==> flow/design.v <==
`timescale 1ns/1ps
`default_nettype none
module adder_1(a, b, c_in, sum, c_out);
input wire a, b, c_in;
output logic sum, c_out;
logic sum0;
logic sum1;
logic carry0;
logic carry1;
always_comb begin
  sum0 = a ^ b;
  sum = sum0 ^ c_in;
  carry0 = a & b;
  carry1 = sum0 & c_in;
  c_out = carry1 | carry0; 
end
endmodule
`timescale 1ns/1ps
`default_nettype none
module eight_input_adder(neighbors, sum);
input  wire [7:0] neighbors;
output logic [3:0] sum;
logic s1, c1, s2, c2, s3, c3, c4, s4, c5, c6;
adder_1 FA1 (.a(neighbors[0]), .b(neighbors[1]), .c_in(neighbors[2]), .sum(s1), .c_out(c1));
adder_1 FA2 (.a(neighbors[3]), .b(neighbors[4]), .c_in(neighbors[5]), .sum(s2), .c_out(c2));
adder_1 FA3 (.a(s1), .b(s2), .c_in(neighbors[6]), .sum(s3), .c_out(c3));
adder_1 HA1 (.a(s3), .b(neighbors[7]), .c_in(1'b0), .sum(sum[0]), .c_out(c4));
adder_1 FA4 (.a(c1), .b(c2), .c_in(c3), .sum(s4), .c_out(c5));
adder_1 HA2 (.a(s4), .b(c4), .c_in(1'b0), .sum(sum[1]), .c_out(c6));
adder_1 HA3 (.a(c5), .b(c6), .c_in(1'b0), .sum(sum[2]), .c_out(sum[3]));
endmodule
module equality_comparator(a, b, out);
input wire [3:0] a;
input wire [3:0] b;
output logic out;
logic [3:0] xor_out;
always_comb begin
    xor_out = a ^ b;
    out = ~xor_out[0] & ~xor_out[1] & ~xor_out[2] & ~xor_out[3];
end
endmodule
`default_nettype none
`timescale 1ns/1ps
module conway_cell(clk, rst, ena, state_0, state_d, state_q, neighbors);
input wire clk;
input wire rst;
input wire ena;
input wire state_0;
output logic state_d;
output logic state_q;
input wire [7:0] neighbors;
logic [3:0] sum;
eight_input_adder eight_input_adder_inst (.neighbors(neighbors), .sum(sum));
logic three_neighbors;
logic two_neighbors;
logic two_or_three_neighbors;
equality_comparator two_neighbors_comparator (.a(sum), .b(4'b0010), .out(two_neighbors));
equality_comparator three_neighbors_comparator (.a(sum), .b(4'b0011), .out(three_neighbors));
always_comb begin
	two_or_three_neighbors = three_neighbors | two_neighbors;
	state_d = (~ state_q & three_neighbors) | (state_q & two_or_three_neighbors);
end
always_ff @(posedge clk) begin : delay
	state_q <= rst ? state_0 : (ena ? state_d : state_q);
end 
endmodule
`default_nettype none  
module main(clk, rst, ena, state_0, cells);
parameter N = 16;  
parameter M = N + 2;  
input wire clk;
input wire rst;
input wire ena;
input wire [N*N-1:0] state_0;
output logic [N*N-1:0] cells;
wire [M*M-1:0] bordered_cells_q;  
wire [M*M-1:0] bordered_cells_d;
logic [M*M-1:0] bordered_cells_0;  
function int cell_index(int i, int j);
  cell_index = M*j + i;
endfunction
generate
  genvar i;
  genvar j;
  for (i = 0; i < M; i = i + 1) begin : cells_x
    for (j = 0; j < M; j = j + 1) begin : cells_y
      if ( (i > 0) && (i < (M-1)) && (j > 0) && (j < (M-1)) ) begin
        assign bordered_cells_0[cell_index(i, j)] = state_0[N*(j-1) + (i-1)];
        conway_cell CELL(
          .clk(clk), .rst(rst), .ena(ena),
          .neighbors({
            bordered_cells_q[cell_index(i-1, j-1)],
            bordered_cells_q[cell_index(i-1, j  )],
            bordered_cells_q[cell_index(i-1, j+1)],
            bordered_cells_q[cell_index(i  , j+1)],
            bordered_cells_q[cell_index(i+1, j+1)],
            bordered_cells_q[cell_index(i+1, j  )],
            bordered_cells_q[cell_index(i+1, j-1)],
            bordered_cells_q[cell_index(i  , j-1)]
          }),
          .state_0(bordered_cells_0[cell_index(i, j)]),
          .state_d(bordered_cells_d[cell_index(i, j)]),
          .state_q(bordered_cells_q[cell_index(i, j)])
        );
      end else begin  
        assign bordered_cells_0[cell_index(i,j)] = 1'b0;
        assign bordered_cells_q[cell_index(i,j)] = bordered_cells_0[cell_index(i,j)];
        assign bordered_cells_d[cell_index(i,j)] = 0;
      end
    end
  end
  for (i = 0; i < N; i = i + 1) begin : unborder
    always_comb begin
        cells[N*(i+1)-1:N*i] = bordered_cells_q[M*(i+2)-2:M*(i+1)+1];
    end
  end
endgenerate
endmodule
`default_nettype wire  
From RTL to reports: main:

Tool output for the design above, in the order of the flow.
Line numbers count from 1 in the design file above.
Not given: --

* design top: main
* clock: clk
* standard-cell library: sky130hd
* corner: tt_025C_1v80

Word-level counts:

Counts by Yosys on the flattened word-level netlist (proc, flatten, opt, wreduce; memories kept). Register bits leave out memories and registers merged into their read ports (data or address). Print and check cells are left out. Cells with the same type and inputs are merged into one.

* elaborated cells: 10475
* latch bits: 0
* memories kept: 0
* ROM bits: 0
* clocked read ports x word width: 0
* output and inout port bits: 256
* memory bits (writable): 0
* register bits after elaboration: 256

* shift operators: 0
* equality and inequality tests: 0
* bitwise operators: 9706
* reductions and logical operators: 1
* muxes and demuxes: 512
* add/subtract/negate cells: 0
* divide/modulo/power cells: 0
* order comparisons: 0
* multipliers: 0

Operator list (number)
* bitwise AND 1 bit: 4274
* XOR 1 bit: 2292
* NOT 1 bit: 1503
* bitwise OR 1 bit: 1381
* NOT 2 bit: 256
* 2-to-1 mux 1 bit: 512
* nonzero test 2 bit: 1

Longest topological paths:

Depth = most cells in a row (Yosys ltp): at word level without a register or memory, in the mapped netlist without a sequential cell, where the memories' decode and read muxes count.

* depth after elaboration: 17
* ABC_AREA: 0
* depth in mapped cells: 9
* gate-level depth less buffers: 9

After synthesis:

Source: synth_stat.txt of the flow (Yosys; design flattened, memories mapped). It holds for the ABC_AREA given above (unset counts as 0); a run with the other value may have another netlist.
Totals and module areas in this step are rounded.

* chip area (Yosys): 49900 sq um
* cells in the netlist: 4978
* area of sequential cells: 7690 sq um
* mapped flip-flops: 256

Cells by type (number)
* sky130_fd_sc_hd__fa_1: 900
* sky130_fd_sc_hd__ha_1: 779
* sky130_fd_sc_hd__edfxtp_1: 256
* sky130_fd_sc_hd__inv_1: 1738
* sky130_fd_sc_hd__or4b_1: 220
* sky130_fd_sc_hd__buf_4: 259
* sky130_fd_sc_hd__o21ai_1: 221
* sky130_fd_sc_hd__nor2_1: 251
* sky130_fd_sc_hd__nand2_1: 248
* sky130_fd_sc_hd__o41ai_1: 23
* sky130_fd_sc_hd__buf_6: 17
* sky130_fd_sc_hd__buf_2: 29
* sky130_fd_sc_hd__or4b_4: 4
* sky130_fd_sc_hd__a32o_1: 5
* sky130_fd_sc_hd__o21ai_2: 4
* sky130_fd_sc_hd__nand2b_1: 5
* sky130_fd_sc_hd__a22o_1: 3
* sky130_fd_sc_hd__clkbuf_1: 7

Not listed: further types 4, cells in them 9.
The figures by module come from a second, unflattened synthesis with its own total; it is not the netlist above.

* cells (unflattened synthesis): 6145
* area total of the unflattened synthesis: 77200 sq um

Rows give one instance, submodules left out.

By module
* adder_1: instances 1792, cells 1, area 20.0 sq um
* equality_comparator: instances 512, cells 5, area 47.5 sq um
* conway_cell: instances 256, cells 6, area 62.6 sq um
* eight_input_adder: instances 256, cells 1, area 3.8 sq um
* main: instances 1, cells 1, area 3.8 sq um

Worst setup path after synthesis:

Path of least setup slack by OpenSTA after synthesis, without wires, with an ideal clock, recovery checks aside; 20% of the period is set as input and as output delay. Where synthesis merged equal registers, the netlist keeps one of their names.

* path type: input to register
* start point: input port rst
* end point: register cells_x[10].cells_y[10].genblk1.CELL.state_q
* launch time at the first pin: 1.000 ns
* slack: -0.062 ns
* data required time: 4.489 ns
* clock period: 5.0 ns
* arrival: 4.551 ns
* driving pins on the path: 4
* path delay: 4.062 ns
* input delay: 1.000 ns
* synthesis period reached: 5.062 ns

"path delay" is the arrival time less input delay plus setup time.
"driving pins on the path": output pins that drive a net of the path, with the launching flip-flop's if there is one; two outputs of one cell count as two.
"synthesis period reached" is the clock period less the worst setup slack; recovery checks do not enter. This is arithmetic on one report: input and output delays are still those of the set period (20% each).
Between the ends stands the longest chain of elaborated cells between them, by number of cells; it is not shown to be the way that was timed. Of several equally long chains one is given.
A line is the first line of the expression or statement that the cell stems from. Yosys adds cells for indexed reads and writes and turns some case tables into memories.
The path ends at the enable pin of a flip-flop; only ways to that pin are counted.

* path through: sky130_fd_sc_hd__buf_6 > sky130_fd_sc_hd__buf_4 > sky130_fd_sc_hd__buf_2 > sky130_fd_sc_hd__or2_2
* cells in the longest elaborated chain: 1
* elaborated cells between the ends (all ways): 1
* RTL lines with such cells: 0
* classes of those cells: 1 x reduce/logical

RTL lines, path after synthesis
* start: declaration: RTL line 72 `input wire rst;`
* nonzero test 2 bit
* end: assignment: RTL line 64 `state_q <= rst ? state_0 : (ena ? state_d : state_q);`
* end: declaration: RTL line 50 `output logic state_q;`

Path in the finished layout:

From the final timing report of entry A: the path of least setup slack in the routed layout; clock arrival at registers is part of the times.

* path type: register to register
* start point: register cells_x[10].cells_y[6].genblk1.CELL.state_q
* end point: register cells_x[10].cells_y[7].genblk1.CELL.state_q
* driving pins on the path: 10
* data required time: 6.32 ns
* slack: 2.04 ns
* launch time at the first pin: 0.63 ns
* arrival: 4.28 ns
* clock period: 5.83 ns

Between the ends stands the longest chain of elaborated cells between them, by number of cells; it is not shown to be the way that was timed. Of several equally long chains one is given.

* path through: sky130_fd_sc_hd__edfxtp_1 > sky130_fd_sc_hd__inv_1 > sky130_fd_sc_hd__fa_1 > sky130_fd_sc_hd__fa_1 > sky130_fd_sc_hd__fa_1 > sky130_fd_sc_hd__inv_1 > sky130_fd_sc_hd__ha_1 > sky130_fd_sc_hd__ha_1 > sky130_fd_sc_hd__or4b_1 > sky130_fd_sc_hd__o21ai_1
* cells in the longest elaborated chain: 17
* elaborated cells between the ends (all ways): 39
* RTL lines with such cells: 9
* classes of those cells: 2 x mux; 37 x logic

RTL lines, path post-layout
* start: declaration: RTL line 50 `output logic state_q;`
* start: assignment: RTL line 64 `state_q <= rst ? state_0 : (ena ? state_d : state_q);`
* XOR 1 bit: RTL line 11 `sum0 = a ^ b;`
* XOR 1 bit: RTL line 12 `sum = sum0 ^ c_in;`
* XOR 1 bit: RTL line 11
* bitwise AND 1 bit: RTL line 14 `carry1 = sum0 & c_in;`
* bitwise OR 1 bit: RTL line 15 `c_out = carry1 | carry0;`
* XOR 1 bit: RTL line 12
* XOR 1 bit: RTL line 11
* NOT 2 bit
* NOT 1 bit: RTL line 39 `out = ~xor_out[0] & ~xor_out[1] & ~xor_out[2] & ~xor_out[3];`
* bitwise AND 1 bit (3 in a row): RTL line 39
* bitwise OR 1 bit: RTL line 60 `two_or_three_neighbors = three_neighbors | two_neighbors;`
* bitwise AND 1 bit: RTL line 61 `state_d = (~ state_q & three_neighbors) | (state_q & two_or_three_neighbors);`
* bitwise OR 1 bit: RTL line 61
* 2-to-1 mux 1 bit (2 in a row): RTL line 64
* end: assignment: RTL line 64
* end: declaration: RTL line 50

Wiki page: main / flow data

Measured results for main: 4 stored runs of the Yosys and OpenROAD flow on sky130hd. The settings differ; the order carries no meaning. The constraints put input and output delay at 20% of the set period each and load the outputs with 0.01 pF.
"clock period reached" means the clock period less the worst setup slack. The figure is calculated, with input and output delays left at 20% of the set period.
"worst setup path time" is the time allowed to the run's worst setup path (the clock period less input and output delay, where it has them) less its slack. Clock arrival times count: a late capture clock shortens it, a late launch clock lengthens it.
Measured values are rounded.

### Entry A

Settings: `CAP_MARGIN=25`, `CORE_ASPECT_RATIO=0.73`, `CORE_MARGIN=4`, `CORE_UTILIZATION=30`, `CTS_CLUSTER_SIZE=54`, `GPL_ROUTABILITY_DRIVEN=1`, `MAX_ROUTING_LAYER=met4`, `MIN_ROUTING_LAYER=met1`, `PLACE_DENSITY=0.6`, `SETUP_SLACK_MARGIN=0.26`, `TNS_END_PERCENT=25`, `period_ns=5.83`, `SLEW_MARGIN=20`

- Sum of negative setup slack: 0.000 ns
- Worst slack on setup checks: 2.04 ns
- Chip area after synthesis (Yosys): 49900 sq um
- Worst hold slack: 0.716 ns
- Full die area: 173000 sq um
- Standard-cell area after layout: 57300 sq um
- Clock period reached: 3.794 ns
- Worst setup path time: 3.79 ns
- Critical path type: register to register
- Utilization after routing: 0.348

### Entry B

Settings: `CORE_UTILIZATION=45`, `PLACE_DENSITY=0.6`, `period_ns=5.0`, `CAP_MARGIN=20`, `CORE_MARGIN=2`, `SLEW_MARGIN=20`

- Worst hold slack: 0.714 ns
- Clock period reached: 3.618 ns
- Worst slack on setup checks: 1.38 ns
- Worst setup path time: 3.62 ns
- Critical path type: register to register
- Chip area after synthesis (Yosys): 49900 sq um
- Full die area: 114000 sq um
- Utilization after routing: 0.508
- Standard-cell area after layout: 56100 sq um
- Sum of negative setup slack: 0.000 ns

### Entry C

Settings: `ABC_AREA=0`, `CORE_MARGIN=9`, `CORE_UTILIZATION=55`, `CTS_CLUSTER_SIZE=18`, `GPL_TIMING_DRIVEN=0`, `MAX_ROUTING_LAYER=met4`, `MIN_ROUTING_LAYER=met1`, `PLACE_DENSITY_LB_ADDON=0.14`, `period_ns=2.58`, `CAP_MARGIN=20`, `SLEW_MARGIN=20`

- Standard-cell area after layout: 71300 sq um
- Utilization after routing: 0.792
- Worst setup path time: 3.44 ns
- Critical path type: register to register
- Worst slack on setup checks: -0.860 ns
- Clock period reached: 3.440 ns
- Chip area after synthesis (Yosys): 49900 sq um
- Sum of negative setup slack: -148 ns
- Full die area: 102000 sq um
- Worst hold slack: 0.439 ns

### Entry D

Settings: `CAP_MARGIN=25`, `CELL_PAD_IN_SITES_DETAIL_PLACEMENT=1`, `CORE_ASPECT_RATIO=0.73`, `CORE_MARGIN=4`, `CORE_UTILIZATION=30`, `CTS_CLUSTER_SIZE=54`, `GPL_ROUTABILITY_DRIVEN=1`, `HOLD_SLACK_MARGIN=0.16`, `MAX_ROUTING_LAYER=met5`, `MIN_ROUTING_LAYER=met1`, `PLACE_DENSITY=0.6`, `SETUP_SLACK_MARGIN=0.26`, `TNS_END_PERCENT=25`, `period_ns=5.83`, `SLEW_MARGIN=20`

- Sum of negative setup slack: 0.000 ns
- Full die area: 173000 sq um
- Chip area after synthesis (Yosys): 49900 sq um
- Worst slack on setup checks: 1.93 ns
- Worst setup path time: 3.90 ns
- Critical path type: register to register
- Utilization after routing: 0.346
- Clock period reached: 3.901 ns
- Worst hold slack: 0.725 ns
- Standard-cell area after layout: 57000 sq um
